==> flow/design.v <==
`timescale 1ns/1ps
module processor(a,b,instruction,clk,rst,y);
    input [31:0] a,b;
    input [31:0] instruction;
    input clk, rst;
    wire [31:0] rs1, rs2;
    output [31:0] y;
    wire [31:0] rd;
    wire [4:0] rs1_address, rs2_address, rd_address;
    wire [6:0] opcode, p;
    wire [2:0] func;
    wire [3:0] cs;
    instruction_decoder id(instruction,opcode,clk,p,func,rs1_address,rs2_address,rd_address);
    register_bank rg(a,b,rs1_address,rs2_address,rd_address,rd,rs1,rs2,rst,clk);
    controller cn(p,func,cs);
    alu ar(rs1,rs2,cs,rd,y);
endmodule
`timescale 1ns/1ps
module instruction_decoder(instruction,opcode,clk,p,func,rs1_address,rs2_address,rd_address);
    input [31:0] instruction;
    input clk;
    output reg [6:0] opcode, p;
    output reg [2:0] func;
    output reg [4:0] rs1_address, rs2_address, rd_address;
    always@(instruction) begin
        opcode = instruction[6:0];
        p = instruction[31:25];
        func = instruction[14:12];
        rs1_address = instruction[19:15];
        rs2_address = instruction[24:20];
        rd_address = instruction[11:7];
    end
endmodule
`timescale 1ns/1ps
module register_bank (a,b,rs1_address,rs2_address,rd_address,rd,rs1,rs2,rst,clk);
    input [31:0] a,b,rd;
    input [4:0] rs1_address,rs2_address,rd_address;
    input rst,clk;
    output reg [31:0] rs1,rs2;
    always@(posedge clk) begin
        if(rst==0) begin
            rs1 <= (rs1_address==rs2_address) ? b : a;
            rs2 <= b;
        end
    end
endmodule
`timescale 1ns/1ps
module controller(p,func,cs);
    input [2:0] func;
    input [6:0] p;
    output reg [3:0] cs;
    always@(func,p) begin
        cs = {p[5],func};
    end
endmodule
`timescale 1ns/1ps
module alu(rs1,rs2,cs,rd,y);
    input [3:0] cs;
    output reg [31:0] y;
    input [31:0] rs1, rs2;
    output reg [31:0] rd;
    wire signed [31:0] sA = rs1;
    wire signed [31:0] sB = rs2;
    parameter
      ADD = 4'b0000,
      SUB = 4'b1000,
      SLL = 4'b0001,
      SLT = 4'b0010,
      SLTU = 4'b0011,
      XOR = 4'b0100,
      SRL = 4'b0101,
      SRA = 4'b1101,
      OR = 4'b0110,
      AND = 4'b0111;
    always@(cs,rs1,rs2) begin
    case(cs)
        ADD: begin
            rd = rs1+rs2;
            y=rd;
        end
        SUB: begin
            rd = rs1-rs2;
            y=rd;
        end
        SLL:begin
            rd = rs1 << rs2[4:0];
            y=rd;
        end
        SLT: begin
            rd = {31'd0,(sA < sB)};
            y=rd;
        end
        SLTU: begin
            rd = {31'd0,(rs1 < rs2)};
            y=rd;
        end
        XOR: begin
            rd = rs1 ^ rs2;
            y=rd;
        end
        SRL: begin
            rd = rs1 >> rs2[4:0];
            y=rd;
        end
        SRA: begin
            rd = sA >>> rs2[4:0];
            y=rd;
        end
        OR: begin
            rd = rs1 | rs2;
            y=rd;
        end
        AND: begin
            rd = rs1 & rs2;
            y=rd;
        end
        default: begin
            rd = 0; y=rd;
        end
    endcase
    end
endmodule
# Reports on processor
# Each step is given for the RTL above and for the edited RTL.
# "orig" refers to lines of the RTL above, "edited" to lines of the edited file.
# "diff" is "edited" less "orig", of the values as shown; "rel_change_pct" is that difference over "orig", in percent.
# Operators carry their Yosys type and port widths (W data, S select, Z words).
# Library cell names are shortened.
# The mark - stands for no value.
[inputs]
top = "processor"
clock = "clk"
lib = "sky130hd"
lib_corner = "tt_025C_1v80"

# Diff
# The edit as a unified diff against the file above.
# The edited RTL no longer does the same as the RTL above: the edit was made by script, with no optimisation intended.
# begin of diff
@@ -1,9 +1,13 @@
 `timescale 1ns/1ps
-module processor(a,b,instruction,clk,rst,y);
+module processor(a,b,instruction,clk,rst,y_pad);
     input [31:0] a,b;
     input [31:0] instruction;
     input clk, rst;
     wire [31:0] rs1, rs2;
-    output [31:0] y;
+    output [31:0] y_pad;
+    wire [31:0] y;
+    reg [31:0] y_reg;
+    always @(posedge clk) y_reg <= y;
+    assign y_pad = y_reg;
     wire [31:0] rd;
     wire [4:0] rs1_address, rs2_address, rd_address;
# end of diff

# Word-level counts
# Counts by Yosys on the flattened word-level netlist (proc, flatten, opt, wreduce; memories kept). Register bits leave out memories and registers merged into their read ports (data or address); mux counts leave out enables and synchronous resets folded into registers. Print and check cells are left out.
[bits]
columns = ["element", "orig", "edited", "diff", "rel_change_pct"]
rows = [
  ["reg_bits", 64, 96, 32, 50.00],
  ["input_bits", 98, 98, 0, 0.00],
  ["out_inout_bits", 32, 32, 0, 0.00],
  ["elab_cells", 25, 26, 1, 4.00],
]
[classes]
columns = ["element", "orig", "edited", "diff", "rel_change_pct"]
rows = [
  ["addsub", 2, 2, 0, 0.00],
  ["n_cmp", 2, 2, 0, 0.00],
  ["eq_ne", 10, 10, 0, 0.00],
  ["n_shift", 3, 3, 0, 0.00],
  ["muxes", 2, 2, 0, 0.00],
  ["n_logic", 3, 3, 0, 0.00],
  ["reduce_and_logical", 1, 1, 0, 0.00],
]
# Operator kinds equal on both sides are left out: 17.

# Depth
# Longest topological path by Yosys (ltp), each cell counted once; first at word level (registers and memories cut), then after technology mapping (sequential cells cut; the memories' decode and read muxes count).
[depth]
columns = ["element", "orig", "edited", "diff", "rel_change_pct"]
rows = [
  ["word_depth", 2, 2, 0, 0.00],
  ["ABC_AREA", "0", "0", "-", "-"],
  ["mapped_depth", 14, 14, 0, 0.00],
  ["ltp_nobuf", 12, 12, 0, 0.00],
]

# Synthesis result
# Source: synth_stat.txt of the flow (Yosys; design flattened, memories mapped). It holds for the ABC_AREA given above (unset counts as 0); a run with the other value may have another netlist.
[synth_totals]
columns = ["element", "orig", "edited", "diff", "rel_change_pct"]
rows = [
  ["cell_count", 1392, 1424, 32, 2.30],
  ["synth_area_um2", 11000.6, 11641.2, 640.6, 5.82],
  ["sequential_area_um2", 1921.8, 2562.5, 640.7, 33.34],
  ["ffs", 64, 96, 32, 50.00],
  ["buf_cells", 98, 98, 0, 0.00],
]
[types]
columns = ["type", "orig", "edited", "diff"]
rows = [
  ["dfxtp_1", 0, 32, 32],
]
# Cell types equal on both sides are left out: 88.
# By module: a second synthesis without flattening, with its own total; a netlist apart from the flattened one above.
[unflattened]
columns = ["element", "orig", "edited", "diff", "rel_change_pct"]
rows = [
  ["hier_cells", 1453, 1485, 32, 2.20],
  ["hier_area_um2", 11629.9, 12270.5, 640.6, 5.51],
]
# Each row is one instance without its submodules.
[by_module_orig]
columns = ["mod", "instances", "n_cells", "area_um2"]
rows = [
  ["alu", 1, 1310, 8974.9],
  ["register_bank", 1, 107, 2384.8],
  ["instruction_decoder", 1, 32, 240.2],
  ["controller", 1, 4, 30.0],
  ["processor", 1, 0, 0.0],
]
[by_module_edited]
columns = ["mod", "instances", "n_cells", "area_um2"]
rows = [
  ["alu", 1, 1310, 8974.9],
  ["register_bank", 1, 107, 2384.8],
  ["processor", 1, 32, 640.6],
  ["instruction_decoder", 1, 32, 240.2],
  ["controller", 1, 4, 30.0],
]

# Path before layout
# Path of least setup slack by OpenSTA after synthesis, without wires, with an ideal clock, recovery checks aside; 20% of the period is set as input and as output delay. Where synthesis merged equal registers, the netlist keeps one of their names.
[synth_timing]
columns = ["element", "orig", "edited", "diff", "rel_change_pct"]
rows = [
  ["path_type", "register to output", "register to register", "-", "-"],
  ["from", "reg rg.rs2[2]", "reg rg.rs2[2]", "-", "-"],
  ["to", "out y[28]", "reg y_reg[28]", "-", "-"],
  ["period_ns", 7.0, 7.0, 0.0, 0.00],
  ["output_delay_ns", 1.400, "-", "-", "-"],
  ["t_first_pin_ns", 0.000, 0.000, 0.000, "-"],
  ["arrival_ns", 3.767, 3.715, -0.052, -1.38],
  ["setup_slack_ns", 1.833, 3.165, 1.332, "-"],
  ["path_delay_ns", 3.767, 3.835, 0.068, 1.81],
  ["driving_pins", 15, 15, 0, 0.00],
  ["n_path_buf", 3, 3, 0, 0.00],
  ["synth_period_reached_ns", 5.167, 3.835, -1.332, -25.78],
]
# "path_delay_ns" is the arrival time less input delay plus setup time.
# A path that ends at an output port has no setup time.
# "driving_pins": output pins that drive a net of the path, with the launching flip-flop's if there is one; two outputs of one cell count as two.
# "synth_period_reached_ns" is the clock period less the worst setup slack; recovery checks do not enter. This is arithmetic on one report: input and output delays are still those of the set period (20% each).
# Between the ends stands the longest chain of elaborated cells between them, by number of cells; it is not shown to be the way that was timed. Of several equally long chains one is given.
# A line is the first line of the expression or statement that the cell stems from. Yosys adds cells for indexed reads and writes and turns some case tables into memories.
[synth_between_orig]
cell_sequence = "edfxtp_1 -> clkinv_1 -> buf_1 -> clkbuf_1 -> buf_2 -> ha_1 -> nor2b_1 -> o2111a_1 -> o31ai_1 -> o31a_1 -> o31ai_2 -> nor3_1 -> o31a_1 -> a211o_1 -> a211o_1"
elab_chain_cells = 2
cone_cells = 6
cone_lines = 6
[synth_rtl_orig]
columns = ["element", "line_no", "rtl"]
rows = [
  ["start, declared", 39, "output reg [31:0] rs1,rs2;"],
  ["start, assigned", 43, "rs2 <= b;"],
  ["$sub A32 B32 Y32", 82, "rd = rs1-rs2;"],
  ["$pmux W32 S10", 76, "case(cs)"],
  ["end, declared", 7, "output [31:0] y;"],
]
[synth_between_edited]
cell_sequence = "edfxtp_1 -> clkinv_1 -> buf_1 -> clkbuf_1 -> buf_2 -> ha_1 -> nor2b_1 -> o2111a_1 -> o31ai_1 -> o31a_1 -> o31ai_2 -> nor3_1 -> o31a_1 -> a211o_1 -> a211o_1"
elab_chain_cells = 2
cone_cells = 6
cone_lines = 6
[synth_rtl_edited]
columns = ["element", "line_no", "rtl"]
rows = [
  ["start, declared", 43, "output reg [31:0] rs1,rs2;"],
  ["start, assigned", 47, "rs2 <= b;"],
  ["$sub A32 B32 Y32", 86, "rd = rs1-rs2;"],
  ["$pmux W32 S10", 80, "case(cs)"],
  ["end, assigned", 10, "always @(posedge clk) y_reg <= y;"],
  ["end, declared", 9, "reg [31:0] y_reg;"],
]

# Worst path after layout
# Path of least setup slack in the final report of each run of pair A (OpenROAD, finished layout, wires in). Where an end is a register, its clock arrival counts in the times.
[layout_timing]
columns = ["element", "orig", "edited", "diff", "rel_change_pct"]
rows = [
  ["path_type", "register to output", "input to register", "-", "-"],
  ["from", "reg rg.rs2[1]", "in instruction[14]", "-", "-"],
  ["to", "out y[28]", "reg y_reg[31]", "-", "-"],
  ["period_ns", 6.27, 6.27, 0.00, 0.00],
  ["input_delay_ns", "-", 1.25, "-", "-"],
  ["output_delay_ns", 1.25, "-", "-", "-"],
  ["t_first_pin_ns", 0.34, 1.25, 0.91, 267.65],
  ["arrival_ns", 4.76, 4.67, -0.09, -1.89],
  ["setup_slack_ns", 0.26, 1.90, 1.64, "-"],
  ["driving_pins", 13, 10, -3, -23.08],
  ["n_path_buf", 1, 1, 0, 0.00],
]
# Between the ends stands the longest chain of elaborated cells between them, by number of cells; it is not shown to be the way that was timed. Of several equally long chains one is given.
[layout_between_orig]
cell_sequence = "edfxtp_1 -> inv_1 -> fa_1 -> nor2b_1 -> o2111a_1 -> o31ai_1 -> o31a_1 -> o31ai_2 -> nor3_1 -> o31a_1 -> a211o_1 -> a211o_1 -> clkdlybuf4s50_1"
elab_chain_cells = 2
cone_cells = 6
cone_lines = 6
[layout_rtl_orig]
columns = ["element", "line_no", "rtl"]
rows = [
  ["start, declared", 39, "output reg [31:0] rs1,rs2;"],
  ["start, assigned", 43, "rs2 <= b;"],
  ["$sub A32 B32 Y32", 82, "rd = rs1-rs2;"],
  ["$pmux W32 S10", 76, "case(cs)"],
  ["end, declared", 7, "output [31:0] y;"],
]
[layout_between_edited]
cell_sequence = "clkdlybuf4s50_1 -> nor2b_1 -> nand3b_1 -> o211ai_1 -> a311o_1 -> o31a_1 -> nor2_1 -> o21ai_1 -> o21ba_1 -> o21ai_1"
elab_chain_cells = 2
cone_cells = 11
cone_lines = 1
[layout_rtl_edited]
columns = ["element", "line_no", "rtl"]
rows = [
  ["start, declared", 4, "input [31:0] instruction;"],
  ["$eq A4 B3 Y1", 80, "case(cs)"],
  ["$pmux W32 S10", 80, ""],
  ["end, assigned", 10, "always @(posedge clk) y_reg <= y;"],
  ["end, declared", 9, "reg [31:0] y_reg;"],
]

# Flow runs
# Both versions went through the flow (Yosys, OpenROAD) with the same settings in each pair. Constraints: input delay and output delay 20% of the set period each, output load 0.01 pF.
[settings_pair_A]
CORE_UTILIZATION = 40
period_ns = 6.27
CAP_MARGIN = 20
CORE_MARGIN = 2
SLEW_MARGIN = 20
[measured_pair_A]
columns = ["element", "orig", "edited", "diff", "rel_change_pct"]
rows = [
  ["synthesis_area_um2", 11000.6, 11641.2, 640.6, 5.82],
  ["final_die_area_um2", 28843.9, 30483.4, 1639.5, 5.68],
  ["stdcell_area_um2", 12789.8, 13280.2, 490.4, 3.83],
  ["final_util_pct", 47.5, 46.3, -1.2, "-"],
  ["timing.setup.ws_ns", 0.256, 1.905, 1.649, "-"],
  ["tns_ns", 0.000, 0.000, 0.000, "-"],
  ["ws_hold_ns", 1.493, 0.816, -0.677, "-"],
  ["totalPower_uw", 2487, 2759, 272, 10.94],
  ["achieved_clock_period_ns", 6.014, 4.365, -1.649, -27.42],
]
[settings_pair_B]
CELL_PAD_IN_SITES_GLOBAL_PLACEMENT = 0
CORE_UTILIZATION = 40
GPL_ROUTABILITY_DRIVEN = 1
GPL_TIMING_DRIVEN = 0
MIN_ROUTING_LAYER = "met1"
SETUP_SLACK_MARGIN = 0.81
SLEW_MARGIN = 10
period_ns = 4.08
CAP_MARGIN = 20
CORE_MARGIN = 2
[measured_pair_B]
columns = ["element", "orig", "edited", "diff", "rel_change_pct"]
rows = [
  ["synthesis_area_um2", 11000.6, 11641.2, 640.6, 5.82],
  ["final_die_area_um2", 28843.9, 30483.4, 1639.5, 5.68],
  ["stdcell_area_um2", 15168.3, 14885.5, -282.8, -1.86],
  ["final_util_pct", 56.3, 51.9, -4.4, "-"],
  ["timing.setup.ws_ns", -0.632, 0.613, 1.245, "-"],
  ["tns_ns", -10.136, 0.000, 10.136, "-"],
  ["ws_hold_ns", 1.052, 0.833, -0.219, "-"],
  ["totalPower_uw", 4521, 4720, 199, 4.40],
  ["achieved_clock_period_ns", 4.712, 3.467, -1.245, -26.42],
]
# "achieved_clock_period_ns" = clock period - worst setup slack. The figure is calculated, with input and output delays left at 20% of the set period.
# "totalPower_uw": no workload was simulated; the value follows from the tool's default switching activity.
